==> flow/design.v <==
`timescale 1ns/1ns
module mux2x1( a, b, out, sel );
    input a, b, sel;
    output out;
    assign out = sel ? a : b;
endmodule
module mux2( sel, a, b, out );
    parameter bitwidth = 32 ;
    input  sel; 
    input  [bitwidth-1:0] a, b;
    output [bitwidth-1:0] out;
    assign out = sel ? a : b;
endmodule
module mux3( sel, a, b, c, out );
    parameter bitwidth = 32 ;
    input  [1:0]  sel; 
    input  [bitwidth-1:0] a, b, c;
    output [bitwidth-1:0] out;
    assign out = sel == 0 ? a : sel == 1 ? b : c;
endmodule
module add32(a, b, result);
    input  [31:0] a, b;
    output [31:0] result;
    assign result = a + b;
endmodule
module sign_extend( immed_in, ext_immed_out );
	input  [15:0] immed_in;
	output [31:0] ext_immed_out;
	assign ext_immed_out = { { 16{immed_in[15]} }, immed_in };
endmodule
module reg32(clk, rst, d_in, d_out );
    input  clk, rst;
    input  [31:0] d_in;
    output reg [31:0] d_out;
    always @(posedge clk) begin
        if (rst)
            d_out <= 32'b0;
      else 
            d_out <= d_in;
    end
endmodule
module ALU_Slice( a, b, cin, cout, inv, ctl, out );
    input a, b, cin, inv;
    input [2:0] ctl;
    output cout, out;
    wire and_out, or_out, fa_out;
    wire bx, e1, e2, e3;
    parameter ALU_add = 3'b010;
    parameter ALU_sub = 3'b110;
    parameter ALU_and = 3'b000;
    parameter ALU_or = 3'b001;
    parameter ALU_slt = 3'b111;
    and (and_out, a, b);
    or (or_out, a, b);
    xor (bx, b, inv);
    xor (e1, a, bx);
    and (e2, a, bx);
    and (e3, e1, cin);
    or (cout, e2, e3);
    xor (fa_out, e1, cin);
    assign out = ctl[1] ? fa_out : (ctl[0] ? or_out : and_out);
endmodule
`timescale 1ns/1ns
module Shifter( a, b, result );
    input [31:0] a, b;
    output [31:0] result;     
    wire[31:0] w[0:5];
    assign w[0] = a;
    genvar i, j;
    for( i = 0 ; i < 5 ; i = i + 1 ) begin
        for( j = 2**i-1 ; j >= 0 ; j = j - 1 )  
            mux2x1 mux( .a(1'b0), .b(w[i][j]), .out(w[i+1][j]), .sel(b[i]) );
        for( j = 2**i ; j < 32 ; j = j + 1 )
            mux2x1 mux( .a(w[i][j-2**i]), .b(w[i][j]), .out(w[i+1][j]), .sel(b[i]) );
    end
    assign result = w[5] ;  
endmodule
module ALU( ctl, a, b, result, zero );
    input [2:0]   ctl ;
    input [31:0]  a, b ;
    output [31:0] result ;
    output zero ;
    wire [31:0] c, ALUOut, ShifterOut;
    wire inv;
    parameter ALU_sll = 3'b011;
    parameter ALU_add = 3'b010;
    parameter ALU_sub = 3'b110;
    parameter ALU_and = 3'b000;
    parameter ALU_or = 3'b001;
    parameter ALU_slt = 3'b111;
    assign inv = (ctl == ALU_sub || ctl == ALU_slt);
    genvar i;
    ALU_Slice slice( .a(a[0]), .b(b[0]), .cin(inv), .cout(c[0]), .ctl(ctl), .out(ALUOut[0]), .inv(inv) );
    for(i = 1 ; i<32 ; i=i+1)
        ALU_Slice slice( .a(a[i]), .b(b[i]), .cin(c[i-1]), .cout(c[i]), .ctl(ctl), .out(ALUOut[i]), .inv(inv) );
    Shifter shifter( .a(a), .b(b), .result(ShifterOut) );
    assign result = ( ctl == ALU_sll ? ShifterOut :
                      ctl == ALU_slt ? {31'b0, ALUOut[31]} : ALUOut); 
    assign zero = (result == 32'b0);
endmodule
module alu_ctl(ALUOp, Funct, ALUOperation, DIVU, ALUSEL);
    input  [1:0] ALUOp;
    input  [5:0] Funct;
    output reg DIVU;
    output reg [1:0] ALUSEL;
    output reg [2:0] ALUOperation;
    parameter F_sll = 6'd0;
    parameter F_mfhi = 6'd10;
    parameter F_mflo = 6'd12;
    parameter F_divu = 6'd27;
    parameter F_add = 6'd32;
    parameter F_sub = 6'd34;
    parameter F_and = 6'd36;
    parameter F_or = 6'd37;
    parameter F_slt = 6'd42;
    parameter ALU_sll = 3'b011;
    parameter ALU_add = 3'b010;
    parameter ALU_sub = 3'b110;
    parameter ALU_and = 3'b000;
    parameter ALU_or = 3'b001;
    parameter ALU_slt = 3'b111;
    always @(*) begin
        ALUSEL = 2;
        DIVU = 1'b0;
        ALUOperation = ALU_and;
        case (ALUOp)
        2'b00 : ALUOperation = ALU_add;
        2'b01 : ALUOperation = ALU_sub;
        2'b11 : ALUOperation = ALU_or ;
        2'b10 : case (Funct)
                F_sll : ALUOperation = ALU_sll;
                F_add : ALUOperation = ALU_add;
                F_sub : ALUOperation = ALU_sub;
                F_and : ALUOperation = ALU_and;
                F_or : ALUOperation = ALU_or;
                F_slt : ALUOperation = ALU_slt;
                F_divu: DIVU = 1;
                F_mfhi: ALUSEL = 0;
                F_mflo: ALUSEL = 1;
                default : ALUOperation = ALU_and;
                endcase
        default ALUOperation = ALU_and;
        endcase
    end
endmodule
module control( opcode, RegDst, ALUSrc, MemtoReg, RegWrite, 
                MemRead, MemWrite, Branch, Jump, ALUOp, bne);
    input  [5:0] opcode;
    output reg RegDst, ALUSrc, MemtoReg, RegWrite, MemRead, MemWrite, Branch, Jump, bne;
    output reg [1:0] ALUOp;
    parameter R_FORMAT = 6'd0;
    parameter LW = 6'd35;
    parameter SW = 6'd43;
    parameter BEQ = 6'd4;
    parameter BNE = 6'd5;    
    parameter ORI = 6'd13;
	parameter J = 6'd2;
	parameter NOP = 6'd63;
    always @(*) begin
        case ( opcode )
            R_FORMAT : 
            begin
                RegDst = 1'b1; ALUSrc = 1'b0; MemtoReg = 1'b0; RegWrite = 1'b1; MemRead = 1'b0; 
                MemWrite = 1'b0; Branch = 1'b0; Jump = 1'b0; ALUOp = 2'b10; bne = 1'd0 ;
            end
            LW :
            begin
                RegDst = 1'b0; ALUSrc = 1'b1; MemtoReg = 1'b1; RegWrite = 1'b1; MemRead = 1'b1; 
                MemWrite = 1'b0; Branch = 1'b0; Jump = 1'b0; ALUOp = 2'b00; bne = 1'd0 ;
            end
            SW :
            begin
                RegDst = 1'b0; ALUSrc = 1'b1; MemtoReg = 1'b0; RegWrite = 1'b0; MemRead = 1'b0; 
                MemWrite = 1'b1; Branch = 1'b0; Jump = 1'b0; ALUOp = 2'b00; bne = 1'd0;
            end
            ORI :
            begin
                RegDst = 1'b0; ALUSrc = 1'b1; MemtoReg = 1'b0; RegWrite = 1'b1; MemRead = 1'b0; 
                MemWrite = 1'b0; Branch = 1'b0; Jump = 1'b0; ALUOp = 2'b11; bne = 1'd0;
            end
            BEQ :
            begin
                RegDst = 1'b0; ALUSrc = 1'b0; MemtoReg = 1'b0; RegWrite = 1'b0; MemRead = 1'b0; 
                MemWrite = 1'b0; Branch = 1'b1; Jump = 1'b0; ALUOp = 2'b01; bne = 1'd0;
            end
            BNE :
            begin
                RegDst = 1'b0; ALUSrc = 1'b0; MemtoReg = 1'b0; RegWrite = 1'b0; MemRead = 1'b0; 
                MemWrite = 1'b0; Branch = 1'b1; Jump = 1'b0; ALUOp = 2'b01; bne = 1'd1 ;
            end
            J :
            begin
                RegDst = 1'b0; ALUSrc = 1'b0; MemtoReg = 1'b0; RegWrite = 1'b0; MemRead = 1'b0; 
                MemWrite = 1'b0; Branch = 1'b0; Jump = 1'b1; ALUOp = 2'b01; bne = 1'd0 ;
            end
            NOP :
            begin
                RegDst=1'b0; ALUSrc=1'b0; MemtoReg=1'b0; RegWrite=1'b0; MemRead=1'b0; 
                MemWrite=1'b0; Branch=1'b0; Jump = 1'b0; ALUOp = 2'b00;  bne = 1'd0 ;
            end
            default
            begin
                RegDst=1'b0; ALUSrc=1'b0; MemtoReg=1'b0; RegWrite=1'b0; MemRead=1'b0; 
                MemWrite=1'b0; Branch=1'b0; Jump = 1'b0; ALUOp = 2'b00;  bne = 1'd0 ;
            end
        endcase
    end
endmodule
module Divider( clk, rst, a, b, result );
    input  clk, rst ;
    input  [31:0] a ;
    input  [31:0] b ;
    output [63:0] result ;
    reg [31:0] REM;
    reg [31:0] QUO;
    reg [31:0] div;
    reg [5:0]  counter;
    wire [32:0] part;
    wire [32:0] diff;
    assign part = {REM, QUO[31]};
    assign diff = part - {1'b0, div};
    always @( posedge clk ) begin
        if ( rst ) begin
            REM <= 32'd0;
            QUO <= a;
            div <= b;
            counter <= 6'd32;
        end
        else if ( counter != 6'd0 ) begin
            if ( part >= {1'b0, div} ) begin
                REM <= diff[31:0];
                QUO <= {QUO[30:0], 1'b1};
            end
            else begin
                REM <= part[31:0];
                QUO <= {QUO[30:0], 1'b0};
            end
            counter <= counter - 6'd1;
        end
    end
    assign result = {REM, QUO};
endmodule
module HiLo( clk, DivAns, HiOut, LoOut );
    input clk ;
    input [63:0] DivAns ;
    output [31:0] HiOut, LoOut ;
    reg [63:0] REM;
    always@( posedge clk )
        REM <= DivAns;
    assign HiOut = REM[63:32];
    assign LoOut = REM[31:0];
endmodule
module Hazard( clk, rst, stay, instr, instr_out );
    input clk, rst;
    input [31:0] instr;
    output [31:0] instr_out;
    output stay;
    reg [5:0] counter;
    reg [5:0] bubbles;
    wire [5:0] opcode;
    wire [5:0] funct;
    wire issue;
    assign opcode = instr[31:26];
    assign funct = instr[5:0];
    parameter instr_NOP = 32'hFC000000;
    always @(*) begin
        if (opcode == 6'd2 || opcode == 6'd4 || opcode == 6'd5)       
            bubbles = 6'd3;
        else if (opcode == 6'd0 && funct == 6'd27)                   
            bubbles = 6'd34;
        else if (opcode == 6'd0 || opcode == 6'd35 || opcode == 6'd13)  
            bubbles = 6'd3;
        else
            bubbles = 6'd0;
    end
    assign issue = (counter == 6'd0);
    assign instr_out = issue ? instr : instr_NOP;
    assign stay = ~issue;
    always @(posedge clk) begin
        if (rst)
            counter <= 6'd0;
        else if (issue)
            counter <= bubbles;
        else
            counter <= counter - 6'd1;
    end
endmodule
module reg_file(clk, RegWrite, RN1, RN2, WN, WD, RD1, RD2);
    input  clk, RegWrite;
    input  [4:0] RN1, RN2, WN;
    input  [31:0] WD;
    output [31:0] RD1, RD2; 
    wire[4:0] RN1, RN2;
    reg [31:0] RD1, RD2;
    reg [31:0] file_array[31:1];
    always @(*) begin
      RD1 = (RN1 == 5'd0) ? 32'd0 : file_array[RN1];
    end
    always @(*) begin
      RD2 = (RN2 == 5'd0) ? 32'd0 : file_array[RN2];
    end
    always @(posedge clk)
        if(RegWrite && WN != 0)
            file_array[WN] <= WD;
endmodule 
module reg_IF_ID( clk, rst, pc_incr, instr, pc_incr_out, instr_out );  
	input   clk, rst ;
	input  [31:0] pc_incr, instr;
    output reg [31:0] pc_incr_out, instr_out;
	always @(posedge clk)begin
		if (rst) begin
			pc_incr_out <= 32'd0;
			instr_out <= 32'd0;
		end
		else begin
			pc_incr_out <= pc_incr;
			instr_out <= instr;
		end
	end
endmodule
module reg_ID_EX( opcode, clk, rst, RegDst, ALUSrc, ALUOp, MemRead, MemWrite, Branch, MemtoReg, RegWrite, bne,
                  rfile_rd1, rfile_rd2, ext_immed, rt, rd, pc_incr,
                   opcode_out, RegDst_out, ALUSrc_out, ALUOp_out, MemRead_out, MemWrite_out, Branch_out, MemtoReg_out,RegWrite_out, bne_out,
                  rfile_rd1_out , rfile_rd2_out, ext_immed_out, rt_out, rd_out, pc_incr_out );
  input clk, rst, RegDst, ALUSrc, MemRead, MemWrite, Branch, MemtoReg, RegWrite, bne;
  input [1:0]  ALUOp;
  input [4:0]  rt, rd ;
  input [31:0] ext_immed, rfile_rd1, rfile_rd2, pc_incr ;  
  input[5:0] opcode;
  output reg [5:0] opcode_out;
  output reg RegDst_out, ALUSrc_out, MemRead_out, MemWrite_out, Branch_out, MemtoReg_out, RegWrite_out, bne_out;  
  output reg [1:0]  ALUOp_out;
  output reg [4:0] rt_out, rd_out ;
  output reg [31:0] ext_immed_out, rfile_rd1_out, rfile_rd2_out, pc_incr_out ;
    always @(posedge clk) begin
		if (rst) begin
			pc_incr_out <= 32'd0;
      opcode_out <= 6'd0;
            RegDst_out <= RegDst;
            ALUSrc_out <= 0;
            ALUOp_out <= 2'd0;
            MemWrite_out <=0;
            Branch_out <= 0;
            MemRead_out <= 0;
            MemtoReg_out <= 0;
            RegWrite_out <= 0;
            ext_immed_out <= 32;
            rt_out <= 5'd0;
            rd_out <= 5'd0;
            rfile_rd1_out <= 32'd0;
            rfile_rd2_out <= 32'd0;
            bne_out <= 1'd0;
		end
        else begin
  opcode_out <= opcode;
            RegDst_out <= RegDst;
            ALUSrc_out <= ALUSrc;
            ALUOp_out <= ALUOp;
            MemRead_out <= MemRead;
            MemWrite_out <= MemWrite;
            Branch_out <= Branch;
            MemtoReg_out <= MemtoReg;
            RegWrite_out <= RegWrite;
            ext_immed_out <= ext_immed;
            rt_out <= rt;
            rd_out <= rd;
            rfile_rd1_out <= rfile_rd1;
            rfile_rd2_out <= rfile_rd2;
            pc_incr_out <= pc_incr;  
            bne_out <= bne;
        end
	end
endmodule
module reg_EX_MEM( opcode, funct, clk,reset, 
                   RW, MtoR, MR, MW, Branch, bne,  
                   ext_immed, zero, aluANS, rd2, WN,b_tgt,   
                   opcode_out, funct_out, RW_out, MtoR_out, MR_out, MW_out, Branch_out, bne_out,  
                   ext_immed_out, zero_out, aluANS_out, rd2_out, WN_out, b_tgt_out );  
	input  clk,reset, bne;
	input RW, MtoR, MR, MW, Branch ;
  input[31:0] ext_immed, aluANS, rd2, b_tgt ;
  input[4:0] WN;
  input[5:0] funct, opcode ;
	input zero;
  output reg [5:0] funct_out, opcode_out ;
	output  RW_out, MtoR_out, MR_out, MW_out, Branch_out, bne_out;
    output[31:0] ext_immed_out, aluANS_out, rd2_out, b_tgt_out ;
    output[4:0] WN_out;
	output zero_out;
	reg  RW_out, MtoR_out, MR_out, MW_out, Branch_out;
	reg[31:0] ext_immed_out, aluANS_out, rd2_out, b_tgt_out;
  reg[4:0] WN_out;
  reg zero_out, bne_out ;  
    always @( posedge clk ) begin  
        opcode_out <= 5'd0;
        if(reset) begin
      funct_out <= 5'd0;
			ext_immed_out <=32'd0;
			zero_out <=1'd0;
			aluANS_out <=32'd0;
			rd2_out <=32'd0;
			WN_out <=5'd0;
			RW_out <=1'd0;
			MtoR_out <=1'd0;
			MR_out <=1'd0;
			MW_out <=1'd0;
            Branch_out <= 32'd0;
            bne_out <= 1'd0;
            b_tgt_out <= 1'd0;
		end
		else begin
      opcode_out <= opcode;
      funct_out <= funct;
			ext_immed_out<= ext_immed;
			zero_out<=zero;
			aluANS_out<=aluANS;
			rd2_out<=rd2;
			WN_out<=WN;
			RW_out<=RW;
			MtoR_out<=MtoR;
			MR_out<=MR;
			MW_out<=MW;
			Branch_out<=Branch;
            bne_out <= bne;
            b_tgt_out <= b_tgt;
		end
	end
endmodule
module reg_MEM_WB( opcode, funct, clk, rst, regWrite, memtoReg, dataMemrd, ALU_result, WN,
                   opcode_out, funct_out, regWrite_out, memtoReg_out, dataMemrd_out, ALU_result_out, WN_out) ;
    input clk, rst, regWrite, memtoReg ;
    input [4:0] WN;
    input [31:0] dataMemrd, ALU_result; 
  input[5:0] funct, opcode;
    output regWrite_out, memtoReg_out ;
    output [4:0] WN_out ;
    output [31:0] dataMemrd_out, ALU_result_out ;
  output reg [5:0] funct_out, opcode_out;
    reg  regWrite_out, memtoReg_out ;
    reg [4:0] WN_out ;
    reg [31:0] dataMemrd_out, ALU_result_out ;
    always@(posedge clk )begin
        if ( rst ) begin
          opcode_out <= 5'd0;
          funct_out <= 5'd0;
            regWrite_out <= 0;
            memtoReg_out <= 0; 
            dataMemrd_out <= 32'd0;
            ALU_result_out <= 32'd0;
            WN_out <= 5'd0;
        end 
        else begin
          opcode_out <= opcode;
            funct_out <= funct;
            regWrite_out <= regWrite;
            memtoReg_out <= memtoReg;
            dataMemrd_out <= dataMemrd;
            ALU_result_out <= ALU_result;
            WN_out <= WN;
        end
    end  
endmodule
    module mips_pipeline(clk, rst, imem_addr, imem_rdata, dmem_addr, dmem_wdata, dmem_we, dmem_rdata);
    input clk, rst;
    output [31:0] imem_addr;
    input  [31:0] imem_rdata;
    output [31:0] dmem_addr, dmem_wdata;
    output dmem_we;
    input  [31:0] dmem_rdata;
    wire [31:0] pc, pc_incr, ID_pc_incr, pc_next, dmem_rdata_w, jump_addr, branch_addr, wd;
    wire [31:0] instr, ID_instr, IF_instr;
    wire [31:0] alu_b, b_tgt, EX_b_tgt;
    wire RegWrite, Branch, PCSrc, RegDst, MemtoReg, MemRead, MemWrite, ALUSrc, Zero, Jump, bne, ID_RegWrite;
    wire [1:0] ALUOp;
    wire [2:0] Operation;
    reg32 PC( .clk(clk), .rst(rst), .d_in(pc_next), .d_out(pc) );
    wire stay;
    wire[31:0] pc_add;
    assign imem_addr = pc;
    assign IF_instr = imem_rdata;
    Hazard hazard( .clk(clk), .rst(rst), .stay(stay), .instr(IF_instr), .instr_out(instr) );
    add32 PCADD( .a(pc), .b(32'd4), .result(pc_incr) );  
    mux2 #(32) STMUX( .sel(stay), .a(pc), .b(pc_incr), .out(pc_add) );
    mux2 #(32) PCMUX( .sel(PCSrc), .a(b_tgt), .b(pc_add), .out(branch_addr) );
    mux2 #(32) JMUX( .sel(Jump), .a(jump_addr), .b(branch_addr), .out(pc_next) );
      reg_IF_ID REG_IF_ID( .clk(clk), .rst(rst), .pc_incr(pc_incr), .instr(instr), .pc_incr_out(ID_pc_incr),   .instr_out(ID_instr));
    wire [1:0] EX_ALUOp;
    wire [5:0] opcode;
    wire [4:0] rs, rt, rd, wn;
    wire [15:0] immed;
    wire [25:0] jumpoffset;
    wire [31:0] ext_immed, EX_pc_incr, EX_instr;
    wire [31:0] rd1, rd2;
    wire ID_MemWrite, EX_RegDst, EX_ALUSrc, EX_MemRead, EX_MemWrite, EX_Branch, EX_MemtoReg, EX_RegWrite;
    assign opcode = ID_instr[31:26];
    assign rs = ID_instr[25:21];
    assign rt = ID_instr[20:16];
    assign rd = ID_instr[15:11];
    assign immed = ID_instr[15:0];
    assign jumpoffset = ID_instr[25:0];
    assign jump_addr = { ID_pc_incr[31:28], jumpoffset, 2'b00 };
    sign_extend SignExtend( .immed_in(immed), .ext_immed_out(ext_immed) );
	reg_file RegFile( .clk(clk), .RegWrite(RegWrite), .RN1(rs), .RN2(rt), .WN(wn), 
					  .WD(wd), .RD1(rd1), .RD2(rd2) );
    control CTL(.opcode(opcode), .RegDst(RegDst), .ALUSrc(ALUSrc), .MemtoReg(MemtoReg), 
                .RegWrite(ID_RegWrite), .MemRead(MemRead), .MemWrite(ID_MemWrite), .Branch(Branch), 
              .Jump(Jump), .ALUOp(ALUOp), .bne(bne));
      wire [5:0] EX_opcode;
    wire EX_bne;
    wire [4:0]  EX_wn, EX_rd, EX_rt;
    wire [31:0] EX_ext_immed, EX_rd1, EX_rd2;
      reg_ID_EX REG_ID_EX(.opcode(opcode), .clk(clk), .rst(rst), .RegDst(RegDst), .ALUSrc(ALUSrc), .ALUOp(ALUOp), .MemRead(MemRead), .MemWrite(ID_MemWrite), .Branch(Branch), .MemtoReg(MemtoReg), .RegWrite(ID_RegWrite), .bne(bne), .rfile_rd1(rd1), .rfile_rd2(rd2), .ext_immed(ext_immed), .rt(rt), .rd(rd), .pc_incr(ID_pc_incr),
                         .opcode_out(EX_opcode),.RegDst_out(EX_RegDst), .ALUSrc_out(EX_ALUSrc), .ALUOp_out(EX_ALUOp), 
                         .MemRead_out(EX_MemRead), .MemWrite_out(EX_MemWrite), .Branch_out(EX_Branch),     
                         .MemtoReg_out(EX_MemtoReg),.RegWrite_out(EX_RegWrite), 
                        .bne_out(EX_bne) , .rfile_rd1_out(EX_rd1), .rfile_rd2_out(EX_rd2),   .ext_immed_out(EX_ext_immed), 
                         .rt_out(EX_rt), .rd_out(EX_rd), .pc_incr_out(EX_pc_incr) );
    wire MEM_zero, MEM_bne, DIVU ;
    wire [1:0] ALUSEL;
    wire [5:0] MEM_funct, funct, MEM_opcode;
    wire [4:0] MEM_shamt, shamt, MEM_wn;
    wire [31:0] MEM_ext_immed, MEM_pc_incr, MEM_instr;  
    wire [31:0] MEM_rd1, MEM_rd2, MEM_aluANS, MEM_result ;  
    wire MEM_RegDst, MEM_ALUSrc, MEM_MemRead, MEM_MemWrite, MEM_Branch, MEM_MemtoReg;
    wire [63:0] div_out ;
    wire [31:0] hi, lo, alu_out;
    wire [31:0] result, b_offset; 
    assign funct = EX_ext_immed[5:0]; 
    assign shamt = EX_ext_immed[10:6];
    assign b_offset = EX_ext_immed << 2;  
      add32 BRADD( .a(EX_pc_incr), .b(b_offset), .result(EX_b_tgt) ); 
    mux2 #(32) ALUMUX( .sel(EX_ALUSrc), .a(EX_ext_immed), .b(EX_rd2), .out(alu_b) );  
    alu_ctl ALUCTL( .ALUOp(EX_ALUOp), .Funct(funct), .ALUOperation(Operation), .DIVU(DIVU), .ALUSEL(ALUSEL) );  
    Divider divider( .clk(clk), .rst(DIVU), .a(EX_rd1), .b(EX_rd2), .result(div_out) );
    HiLo HILO( .clk(clk), .DivAns(div_out), .HiOut(hi), .LoOut(lo) );
      ALU alu( .ctl(Operation), .a(EX_rd1), .b(alu_b), .result(alu_out), .zero(Zero)); 
      mux3 ALURMUX( .sel(ALUSEL), .a(hi), .b(lo), .c(alu_out), .out(result) );     
      mux2 #(5)  RFMUX( .sel(EX_RegDst), .a(EX_rd), .b(EX_rt), .out(EX_wn) );  
      reg_EX_MEM REG_EX_MEM( .opcode(EX_opcode), .funct(funct),  .clk (clk) , .reset(rst), .RW(EX_RegWrite), .MtoR(EX_MemtoReg), .MR(EX_MemRead), .MW(EX_MemWrite),.Branch(EX_Branch), .bne(EX_bne), .ext_immed(EX_ext_immed), .zero(Zero), .rd2(EX_rd2), .WN(EX_wn), .aluANS(result), .b_tgt(EX_b_tgt), 
                            .opcode_out(MEM_opcode), .funct_out(MEM_funct), .RW_out(MEM_RegWrite), .MtoR_out(MEM_MemtoReg), .MR_out(MEM_MemRead), .MW_out(MEM_MemWrite), .Branch_out(MEM_Branch), .bne_out(MEM_bne),                       .ext_immed_out(MEM_ext_immed), .zero_out(MEM_zero), .aluANS_out(MEM_result), .rd2_out(MEM_rd2), .WN_out(MEM_wn), .b_tgt_out(b_tgt) ) ;
    wire[5:0]  WB_opcode;
    wire[31:0] WB_dataMemrd, WB_result;
    wire WB_Branch, WB_MemtoReg, MEM_cmp;
    wire [4:0] MUX;
      wire [5:0] WB_funct;
    xor (MEM_cmp, MEM_bne, MEM_zero);
    and BRAND(PCSrc, MEM_cmp, MEM_Branch);
      assign dmem_addr = MEM_result;
      assign dmem_wdata = MEM_rd2;
      assign dmem_we = MEM_MemWrite;
      assign dmem_rdata_w = dmem_rdata;
      reg_MEM_WB REG_MEM_WB( .opcode(MEM_opcode), .funct(MEM_funct), .clk(clk), .rst(rst), .regWrite(MEM_RegWrite), .memtoReg(MEM_MemtoReg), .dataMemrd(dmem_rdata_w), .ALU_result(MEM_result), .WN(MEM_wn), .opcode_out(WB_opcode), .funct_out(WB_funct), .regWrite_out(RegWrite), .memtoReg_out(WB_MemtoReg), .dataMemrd_out(WB_dataMemrd), .ALU_result_out(WB_result), .WN_out(wn) ) ;
    mux2 #(32) WRMUX(  .sel(WB_MemtoReg), .a(WB_dataMemrd), .b(WB_result), .out(wd) );  
endmodule
## Tool chain data of mips_pipeline

Tool output for the design above before and after an edit, in the order of the flow.
Lines under "before" count in the file above, lines under "after" in the edited file.
"change": "after" minus "before" as printed here. "relative change": 100 x difference / "before".
Cell names lack the library's common part.
A cell with - has no value.

- Top module: mips_pipeline
- Clock input: clk
- Cell library: sky130hd
- Corner: tt_025C_1v80

## Edit of the RTL

Unified diff, file above to edited file.
A script made this edit. It changes what the design does and was not meant as an optimisation.

```diff
@@ -385,9 +385,9 @@
   output reg [5:0] funct_out, opcode_out ;
 	output  RW_out, MtoR_out, MR_out, MW_out, Branch_out, bne_out;
-    output[31:0] ext_immed_out, aluANS_out, rd2_out, b_tgt_out ;
+    output[23:0] ext_immed_out, aluANS_out, rd2_out, b_tgt_out ;
     output[4:0] WN_out;
 	output zero_out;
 	reg  RW_out, MtoR_out, MR_out, MW_out, Branch_out;
-	reg[31:0] ext_immed_out, aluANS_out, rd2_out, b_tgt_out;
+	reg[23:0] ext_immed_out, aluANS_out, rd2_out, b_tgt_out;
   reg[4:0] WN_out;
   reg zero_out, bne_out ;  
```

## Word level

Counts by Yosys on the flattened word-level netlist (proc, flatten, opt, wreduce; memories kept). Print and check cells are left out. Cells with the same type and inputs are merged into one.
Memory sizes are those after Yosys's memory passes, which may raise the word count (mostly to a power of two), join words into wider ones and drop unused or constant bits.

Bit counts:

| item | before | after | change | relative change (%) |
|---|---|---|---|---|
| bits in registers | 513 | 465 | -48 | -9.36 |
| RAM bits | 992 | 992 | 0 | 0.00 |
| word width x clocked read ports | 64 | 64 | 0 | 0.00 |
| memory cells | 1 | 1 | 0 | 0.00 |
| bits of input ports | 66 | 66 | 0 | 0.00 |
| output and inout port bits | 97 | 97 | 0 | 0.00 |
| word-level cells | 618 | 618 | 0 | 0.00 |

Memory list:

| item | before | after |
|---|---|---|
| shape (words x width / read and write ports) | RegFile.file_array 31x32 r2 w1 | RegFile.file_array 31x32 r2 w1 |

Operators by class:

| item | before | after | change | relative change (%) |
|---|---|---|---|---|
| $add $sub $neg | 5 | 5 | 0 | 0.00 |
| magnitude comparators | 1 | 1 | 0 | 0.00 |
| eq/ne operators | 26 | 26 | 0 | 0.00 |
| multiplexer cells | 261 | 261 | 0 | 0.00 |
| bitwise operators | 256 | 256 | 0 | 0.00 |
| reductions and logical operators | 30 | 30 | 0 | 0.00 |

Operators with widths:

| cell | before | after | change | relative change (%) |
|---|---|---|---|---|
| 32-bit two-way mux | 14 | 12 | -2 | -14.29 |
| 24-bit two-way mux | 0 | 2 | +2 | - |
| 32-bit adder | 1 | 0 | -1 | -100.00 |
| 24-bit adder | 0 | 1 | +1 | - |

Operator kinds equal on both sides are left out: 38.

## Longest topological paths

Longest topological path by Yosys (ltp), each cell counted once; first at word level (registers and memories cut), then after technology mapping (sequential cells cut; the memories' decode and read muxes count).

Logic depth:

| item | before | after | change | relative change (%) |
|---|---|---|---|---|
| depth after elaboration | 75 | 75 | 0 | 0.00 |
| ABC_AREA | 0 | 0 | - | - |
| gate-level depth with buffers | 44 | 46 | +2 | +4.55 |
| mapped depth without buffers | 41 | 43 | +2 | +4.88 |

## Synthesis result

The flow's flattened synthesis, as Yosys stat reports it; memories are mapped. The netlist is that of the ABC_AREA named above (0 if unset); the other value can give another one.

Cells by type:

| cell | before | after | change | relative change (%) |
|---|---|---|---|---|
| dfxtp_1 | 509 | 449 | -60 | -11.79 |
| a21oi_1 | 293 | 240 | -53 | -18.09 |
| o21ai_0 | 181 | 138 | -43 | -23.76 |
| clkbuf_1 | 262 | 233 | -29 | -11.07 |
| nor2_1 | 490 | 462 | -28 | -5.71 |
| nand2_1 | 344 | 364 | +20 | +5.81 |
| nor2b_1 | 165 | 147 | -18 | -10.91 |
| a21o_1 | 34 | 16 | -18 | -52.94 |
| mux2i_1 | 364 | 380 | +16 | +4.40 |
| xor2_1 | 54 | 38 | -16 | -29.63 |
| buf_4 | 4 | 18 | +14 | +350.00 |
| inv_1 | 83 | 73 | -10 | -12.05 |
| and3_1 | 27 | 17 | -10 | -37.04 |
| nand4_1 | 23 | 13 | -10 | -43.48 |
| a311oi_1 | 5 | 15 | +10 | +200.00 |
| a211oi_1 | 67 | 76 | +9 | +13.43 |
| and2_1 | 33 | 42 | +9 | +27.27 |
| ha_1 | 68 | 60 | -8 | -11.76 |

Cell types equal on both sides are left out: 8.
The list need not be complete.

Synthesis totals:

| item | before | after | change | relative change (%) |
|---|---|---|---|---|
| standard cells after synthesis | 5,253 | 5,011 | -242 | -4.61 |
| mapped area (um^2) | 71,506.1 | 69,200.1 | -2,306.0 | -3.22 |
| flip-flop cells | 1,565 | 1,505 | -60 | -3.83 |

By module: a second synthesis without flattening, with its own total; a netlist apart from the flattened one above.

Second synthesis, totals:

| item | before | after | change | relative change (%) |
|---|---|---|---|---|
| cells (unflattened synthesis) | 5,865 | 5,814 | -51 | -0.87 |
| area total of the unflattened synthesis (um^2) | 80,661.1 | 79,907.9 | -753.2 | -0.93 |

Rows give one instance, submodules left out.

By module, before:

| module | times used | cells | area (um^2) | seq. area (um^2) |
|---|---|---|---|---|
| reg_file | 1 | 2,601 | 46,500.8 | 29,788.6 |
| Divider | 1 | 600 | 5,994.5 | 2,682.6 |
| reg_ID_EX | 1 | 324 | 4,164.0 | 3,083.0 |
| reg_EX_MEM | 1 | 320 | 4,093.9 | 3,042.9 |
| add32 | 2 | 271 | 1,861.8 | 0.0 |
| mux2 (bitwidth=32) | 5 | 36 | 544.3 | 0.0 |
| mux2x1 | 160 | 1 | 15.0 | 0.0 |
| reg_MEM_WB | 1 | 175 | 2,275.9 | 1,661.6 |
| ALU_Slice | 32 | 9 | 62.6 | 0.0 |
| reg_IF_ID | 1 | 135 | 1,918.1 | 1,281.2 |
| HiLo | 1 | 64 | 1,281.2 | 1,281.2 |
| reg32 | 1 | 67 | 863.3 | 640.6 |
| mux3 | 1 | 107 | 714.4 | 0.0 |
| ALU | 1 | 131 | 708.2 | 0.0 |

before: Further modules, not shown: 7.

By module, after:

| module | times used | cells | area (um^2) | seq. area (um^2) |
|---|---|---|---|---|
| reg_file | 1 | 2,601 | 46,500.8 | 29,788.6 |
| Divider | 1 | 600 | 5,994.5 | 2,682.6 |
| reg_ID_EX | 1 | 324 | 4,164.0 | 3,083.0 |
| add32 | 2 | 271 | 1,861.8 | 0.0 |
| reg_EX_MEM | 1 | 253 | 3,220.6 | 2,402.3 |
| mux2 (bitwidth=32) | 5 | 36 | 544.3 | 0.0 |
| mux2x1 | 160 | 1 | 15.0 | 0.0 |
| reg_MEM_WB | 1 | 175 | 2,275.9 | 1,661.6 |
| ALU_Slice | 32 | 9 | 62.6 | 0.0 |
| reg_IF_ID | 1 | 135 | 1,918.1 | 1,281.2 |
| HiLo | 1 | 64 | 1,281.2 | 1,281.2 |
| reg32 | 1 | 67 | 863.3 | 640.6 |
| mux3 | 1 | 107 | 714.4 | 0.0 |
| ALU | 1 | 131 | 708.2 | 0.0 |

after: Further modules, not shown: 7.

## Path before layout

Path of least setup slack by OpenSTA after synthesis, without wires, with an ideal clock, recovery checks aside; 20% of the period is set as input and as output delay. Where synthesis merged equal registers, the netlist keeps one of their names.

Timing path after synthesis:

| item | before | after | change | relative change (%) |
|---|---|---|---|---|
| path kind | register to register | register to register | - | - |
| from | register REG_ID_EX.ext_immed_out[0] | register REG_ID_EX.ALUSrc_out | - | - |
| to | register REG_EX_MEM.zero_out | register REG_EX_MEM.zero_out | - | - |
| clock period (ps) | 15,000 | 15,000 | 0 | 0.00 |
| library setup time (ps) | 61 | 88 | +27 | - |
| data arrival time (ps) | 15,593 | 15,707 | +114 | +0.73 |
| data required time (ps) | 14,939 | 14,912 | -27 | -0.18 |
| slack (ps) | -654 | -795 | -141 | - |
| path delay (ps) | 15,654 | 15,795 | +141 | +0.90 |
| driving pins on the path | 43 | 47 | +4 | +9.30 |
| period reached after synthesis (ps) | 15,654 | 15,795 | +141 | +0.90 |

"path delay" = arrival - input delay + setup time.
"driving pins on the path" counts driving pins, that of a launching flip-flop among them; a cell with two outputs on the path counts twice.
"period reached after synthesis" = period - worst setup slack (recovery checks aside). The figure is calculated, with input and output delays left at 20% of the set period.
The rows between start and end are the longest chain of elaborated cells between them; the timing report does not say that the signal goes this way. Where chains are equally long, one stands for them.
A line is the first line of the expression or statement that the cell stems from. Yosys adds cells for indexed reads and writes and turns some case tables into memories.

On the way, after synthesis, before:
- Cell sequence: dfxtp_1 -> buf_2 -> nor4b_2 -> a31oi_1 -> clkbuf_1 -> o21ai_0 -> fa_1 -> fa_1 -> fa_1 -> fa_1 -> fa_1 -> fa_1 -> fa_1 -> fa_1 -> fa_1 -> fa_1 -> fa_1 -> fa_1 -> [7 not listed] -> fa_1 -> fa_1 -> fa_1 -> fa_1 -> fa_1 -> fa_1 -> fa_1 -> fa_1 -> fa_1 -> fa_1 -> fa_1 -> xor2_1 -> o221ai_1 -> a21boi_0 -> a2111oi_0 -> nand4_1 -> nor4_1 -> and4_1
- Length of the longest elaborated chain: 74

RTL lines, path after synthesis, before:

| item | RTL line | source |
|---|---|---|
| from (decl) | 334 | `output reg [31:0] ext_immed_out, rfile_rd1_out, rfile_rd2_out, pc_incr_out ;` |
| from (assign) | 347 | `ext_immed_out <= 32;` |
| from (assign) | 364 | `ext_immed_out <= ext_immed;` |
| 6-bit == test | 130 | `2'b10 : case (Funct)` |
| 3-bit case mux with 5-bit select | 130 |  |
| 3-bit case mux with 4-bit select | 126 | `case (ALUOp)` |
| 3-bit == test | 91 | `assign inv = (ctl == ALU_sub \|\| ctl == ALU_slt);` |
| 1-bit logical OR | 91 |  |
| 1-bit bitwise XOR | 55 | `xor (bx, b, inv);` |
| 1-bit bitwise XOR | 56 | `xor (e1, a, bx);` |
| [60 not listed] | - |  |
| 1-bit AND | 58 | `and (e3, e1, cin);` |
| 1-bit OR | 59 | `or (cout, e2, e3);` |
| 1-bit bitwise XOR | 60 | `xor (fa_out, e1, cin);` |
| 1-bit two-way mux | 61 | `assign out = ctl[1] ? fa_out : (ctl[0] ? or_out : and_out);` |
| 32-bit two-way mux | 98 | `ctl == ALU_slt ? {31'b0, ALUOut[31]} : ALUOut);` |
| 32-bit two-way mux | 97 | `assign result = ( ctl == ALU_sll ? ShifterOut :` |
| 32-bit zero test | 99 | `assign zero = (result == 32'b0);` |
| to (assign) | 399 | `zero_out <=1'd0;` |
| to (assign) | 415 | `zero_out<=zero;` |
| to (decl) | 389 | `output zero_out;` |

On the way, after synthesis, after:
- Cell sequence: dfxtp_1 -> mux2i_2 -> inv_2 -> buf_2 -> buf_1 -> buf_2 -> nand2_1 -> o21ai_0 -> fa_1 -> fa_1 -> fa_1 -> fa_1 -> fa_1 -> fa_1 -> fa_1 -> fa_1 -> fa_1 -> fa_1 -> [11 not listed] -> fa_1 -> fa_1 -> fa_1 -> fa_1 -> fa_1 -> fa_1 -> fa_1 -> fa_1 -> fa_1 -> xnor2_1 -> xnor2_1 -> xnor2_1 -> nand3_1 -> a21oi_1 -> o2111ai_1 -> and4bb_1 -> nand4_1 -> nor4_2
- Length of the longest elaborated chain: 70

RTL lines, path after synthesis, after:

| item | RTL line | source |
|---|---|---|
| from (decl) | 331 | `output reg RegDst_out, ALUSrc_out, MemRead_out, MemWrite_out, Branch_out, MemtoReg_out, RegWrite_out, bne_out;` |
| from (assign) | 340 | `ALUSrc_out <= 0;` |
| from (assign) | 357 | `ALUSrc_out <= ALUSrc;` |
| 32-bit two-way mux | 12 | `assign out = sel ? a : b;` |
| 1-bit bitwise XOR | 55 | `xor (bx, b, inv);` |
| 1-bit bitwise XOR | 56 | `xor (e1, a, bx);` |
| 1-bit AND | 58 | `and (e3, e1, cin);` |
| 1-bit OR | 59 | `or (cout, e2, e3);` |
| 1-bit AND | 58 |  |
| 1-bit OR | 59 |  |
| [56 not listed] | - |  |
| 1-bit AND | 58 |  |
| 1-bit OR | 59 |  |
| 1-bit bitwise XOR | 60 | `xor (fa_out, e1, cin);` |
| 1-bit two-way mux | 61 | `assign out = ctl[1] ? fa_out : (ctl[0] ? or_out : and_out);` |
| 32-bit two-way mux | 98 | `ctl == ALU_slt ? {31'b0, ALUOut[31]} : ALUOut);` |
| 32-bit two-way mux | 97 | `assign result = ( ctl == ALU_sll ? ShifterOut :` |
| 32-bit zero test | 99 | `assign zero = (result == 32'b0);` |
| to (assign) | 399 | `zero_out <=1'd0;` |
| to (assign) | 415 | `zero_out<=zero;` |
| to (decl) | 389 | `output zero_out;` |

## Timing after layout

From the final timing report of each run of set A: the path of least setup slack in the routed layout; clock arrival at registers is part of the times.
The path's times are printed in steps of 10 ps; the period is the one set.

Timing path after layout:

| item | before | after | change | relative change (%) |
|---|---|---|---|---|
| path kind | register to register | register to register | - | - |
| from | register REG_ID_EX.ext_immed_out[4] | register REG_ID_EX.ext_immed_out[1] | - | - |
| to | register REG_EX_MEM.zero_out | register REG_EX_MEM.zero_out | - | - |
| clock period (ps) | 15,000 | 15,000 | 0 | 0.00 |
| library setup time (ps) | 50 | 90 | +40 | - |
| data arrival time (ps) | 15,240 | 15,090 | -150 | -0.98 |
| data required time (ps) | 15,760 | 15,690 | -70 | -0.44 |
| slack (ps) | 520 | 590 | +70 | - |
| driving pins on the path | 42 | 44 | +2 | +4.76 |

The rows between start and end are the longest chain of elaborated cells between them; the timing report does not say that the signal goes this way. Where chains are equally long, one stands for them.

On the way, after layout, before:
- Cell sequence: dfxtp_1 -> nor4b_4 -> a31oi_4 -> xnor2_1 -> fa_2 -> fa_2 -> fa_2 -> fa_2 -> fa_1 -> fa_2 -> fa_2 -> fa_2 -> fa_1 -> fa_2 -> fa_2 -> fa_1 -> fa_1 -> fa_2 -> [6 not listed] -> fa_2 -> fa_2 -> fa_1 -> fa_2 -> fa_1 -> fa_2 -> fa_2 -> fa_2 -> fa_2 -> fa_2 -> xor2_1 -> o221ai_1 -> a21boi_1 -> a2111oi_2 -> buf_4 -> nand4_1 -> nor4_1 -> and4_1
- Length of the longest elaborated chain: 74

RTL lines, path after layout, before:

| item | RTL line | source |
|---|---|---|
| from (decl) | 334 | `output reg [31:0] ext_immed_out, rfile_rd1_out, rfile_rd2_out, pc_incr_out ;` |
| from (assign) | 347 | `ext_immed_out <= 32;` |
| from (assign) | 364 | `ext_immed_out <= ext_immed;` |
| 6-bit == test | 130 | `2'b10 : case (Funct)` |
| 3-bit case mux with 5-bit select | 130 |  |
| 3-bit case mux with 4-bit select | 126 | `case (ALUOp)` |
| 3-bit == test | 91 | `assign inv = (ctl == ALU_sub \|\| ctl == ALU_slt);` |
| 1-bit logical OR | 91 |  |
| 1-bit bitwise XOR | 55 | `xor (bx, b, inv);` |
| 1-bit bitwise XOR | 56 | `xor (e1, a, bx);` |
| [60 not listed] | - |  |
| 1-bit AND | 58 | `and (e3, e1, cin);` |
| 1-bit OR | 59 | `or (cout, e2, e3);` |
| 1-bit bitwise XOR | 60 | `xor (fa_out, e1, cin);` |
| 1-bit two-way mux | 61 | `assign out = ctl[1] ? fa_out : (ctl[0] ? or_out : and_out);` |
| 32-bit two-way mux | 98 | `ctl == ALU_slt ? {31'b0, ALUOut[31]} : ALUOut);` |
| 32-bit two-way mux | 97 | `assign result = ( ctl == ALU_sll ? ShifterOut :` |
| 32-bit zero test | 99 | `assign zero = (result == 32'b0);` |
| to (assign) | 399 | `zero_out <=1'd0;` |
| to (assign) | 415 | `zero_out<=zero;` |
| to (decl) | 389 | `output zero_out;` |

On the way, after layout, after:
- Cell sequence: dfxtp_1 -> nor4b_2 -> buf_4 -> a31oi_4 -> o21ai_0 -> fa_2 -> fa_1 -> fa_2 -> fa_2 -> fa_2 -> fa_2 -> fa_2 -> fa_2 -> fa_2 -> fa_2 -> fa_2 -> fa_2 -> fa_2 -> [8 not listed] -> fa_2 -> fa_2 -> fa_2 -> fa_2 -> fa_2 -> fa_2 -> fa_2 -> fa_2 -> fa_1 -> xnor2_1 -> xnor2_1 -> xnor2_1 -> nand3_1 -> a21oi_2 -> o2111ai_1 -> and4bb_1 -> nand4_1 -> nor4_2
- Length of the longest elaborated chain: 74

RTL lines, path after layout, after:

| item | RTL line | source |
|---|---|---|
| from (decl) | 334 | `output reg [31:0] ext_immed_out, rfile_rd1_out, rfile_rd2_out, pc_incr_out ;` |
| from (assign) | 347 | `ext_immed_out <= 32;` |
| from (assign) | 364 | `ext_immed_out <= ext_immed;` |
| 6-bit == test | 130 | `2'b10 : case (Funct)` |
| 3-bit case mux with 5-bit select | 130 |  |
| 3-bit case mux with 4-bit select | 126 | `case (ALUOp)` |
| 3-bit == test | 91 | `assign inv = (ctl == ALU_sub \|\| ctl == ALU_slt);` |
| 1-bit logical OR | 91 |  |
| 1-bit bitwise XOR | 55 | `xor (bx, b, inv);` |
| 1-bit bitwise XOR | 56 | `xor (e1, a, bx);` |
| [60 not listed] | - |  |
| 1-bit AND | 58 | `and (e3, e1, cin);` |
| 1-bit OR | 59 | `or (cout, e2, e3);` |
| 1-bit bitwise XOR | 60 | `xor (fa_out, e1, cin);` |
| 1-bit two-way mux | 61 | `assign out = ctl[1] ? fa_out : (ctl[0] ? or_out : and_out);` |
| 32-bit two-way mux | 98 | `ctl == ALU_slt ? {31'b0, ALUOut[31]} : ALUOut);` |
| 32-bit two-way mux | 97 | `assign result = ( ctl == ALU_sll ? ShifterOut :` |
| 32-bit zero test | 99 | `assign zero = (result == 32'b0);` |
| to (assign) | 399 | `zero_out <=1'd0;` |
| to (assign) | 415 | `zero_out<=zero;` |
| to (decl) | 389 | `output zero_out;` |

## Layout results

Both versions went through the flow (Yosys, OpenROAD) with the same settings in each pair. Constraints: input delay and output delay 20% of the set period each, output load 0.01 pF.

Flow settings, set A:
- CORE_UTILIZATION: 40
- PLACE_DENSITY: 0.6
- period_ns: 15.0
- CAP_MARGIN: 20
- CORE_MARGIN: 2
- SLEW_MARGIN: 20

Final reports, set A:

| item | before | after | change | relative change (%) |
|---|---|---|---|---|
| synthesis area (um^2) | 71,506.1 | 69,200.1 | -2,306.0 | -3.22 |
| die size (um^2) | 182,163.0 | 176,345.0 | -5,818.0 | -3.19 |
| standard-cell area of the final layout (um^2) | 81,600.8 | 78,988.3 | -2,612.5 | -3.20 |
| final design utilization (%) | 45.8 | 46.0 | +0.2 | - |
| worst setup slack after layout (ps) | 520 | 593 | +73 | - |
| total negative slack (ps) | 0 | 0 | 0 | - |
| worst hold slack (ps) | 374 | 367 | -7 | - |
| power consumption (mW) | 13.648 | 12.710 | -0.938 | -6.87 |
| reached clock period (ps) | 14,480 | 14,407 | -73 | -0.50 |

Flow settings, set B:
- CELL_PAD_IN_SITES_GLOBAL_PLACEMENT: 2
- CORE_MARGIN: 8
- CORE_UTILIZATION: 19
- CTS_CLUSTER_DIAMETER: 263
- GPL_ROUTABILITY_DRIVEN: 1
- GPL_TIMING_DRIVEN: 1
- HOLD_SLACK_MARGIN: 0.21
- MAX_ROUTING_LAYER: met4
- PLACE_DENSITY_LB_ADDON: 0.06
- SETUP_SLACK_MARGIN: 2.88
- period_ns: 23.6
- CAP_MARGIN: 20
- SLEW_MARGIN: 20

Final reports, set B:

| item | before | after | change | relative change (%) |
|---|---|---|---|---|
| synthesis area (um^2) | 71,506.1 | 69,200.1 | -2,306.0 | -3.22 |
| die size (um^2) | 396,232.0 | 383,780.0 | -12,452.0 | -3.14 |
| standard-cell area of the final layout (um^2) | 86,452.9 | 83,413.8 | -3,039.1 | -3.52 |
| final design utilization (%) | 23.0 | 23.0 | 0.0 | - |
| worst setup slack after layout (ps) | 6,095 | 6,863 | +768 | - |
| total negative slack (ps) | 0 | 0 | 0 | - |
| worst hold slack (ps) | 369 | 369 | 0 | - |
| power consumption (mW) | 9.538 | 8.780 | -0.758 | -7.95 |
| reached clock period (ps) | 17,505 | 16,737 | -768 | -4.39 |

"reached clock period": clock period set for the run, less the worst setup slack. It is reckoned from that one timing run; input and output delays stay at 20% of the period that was set.
"power consumption": no workload was simulated; the value follows from the tool's default switching activity.
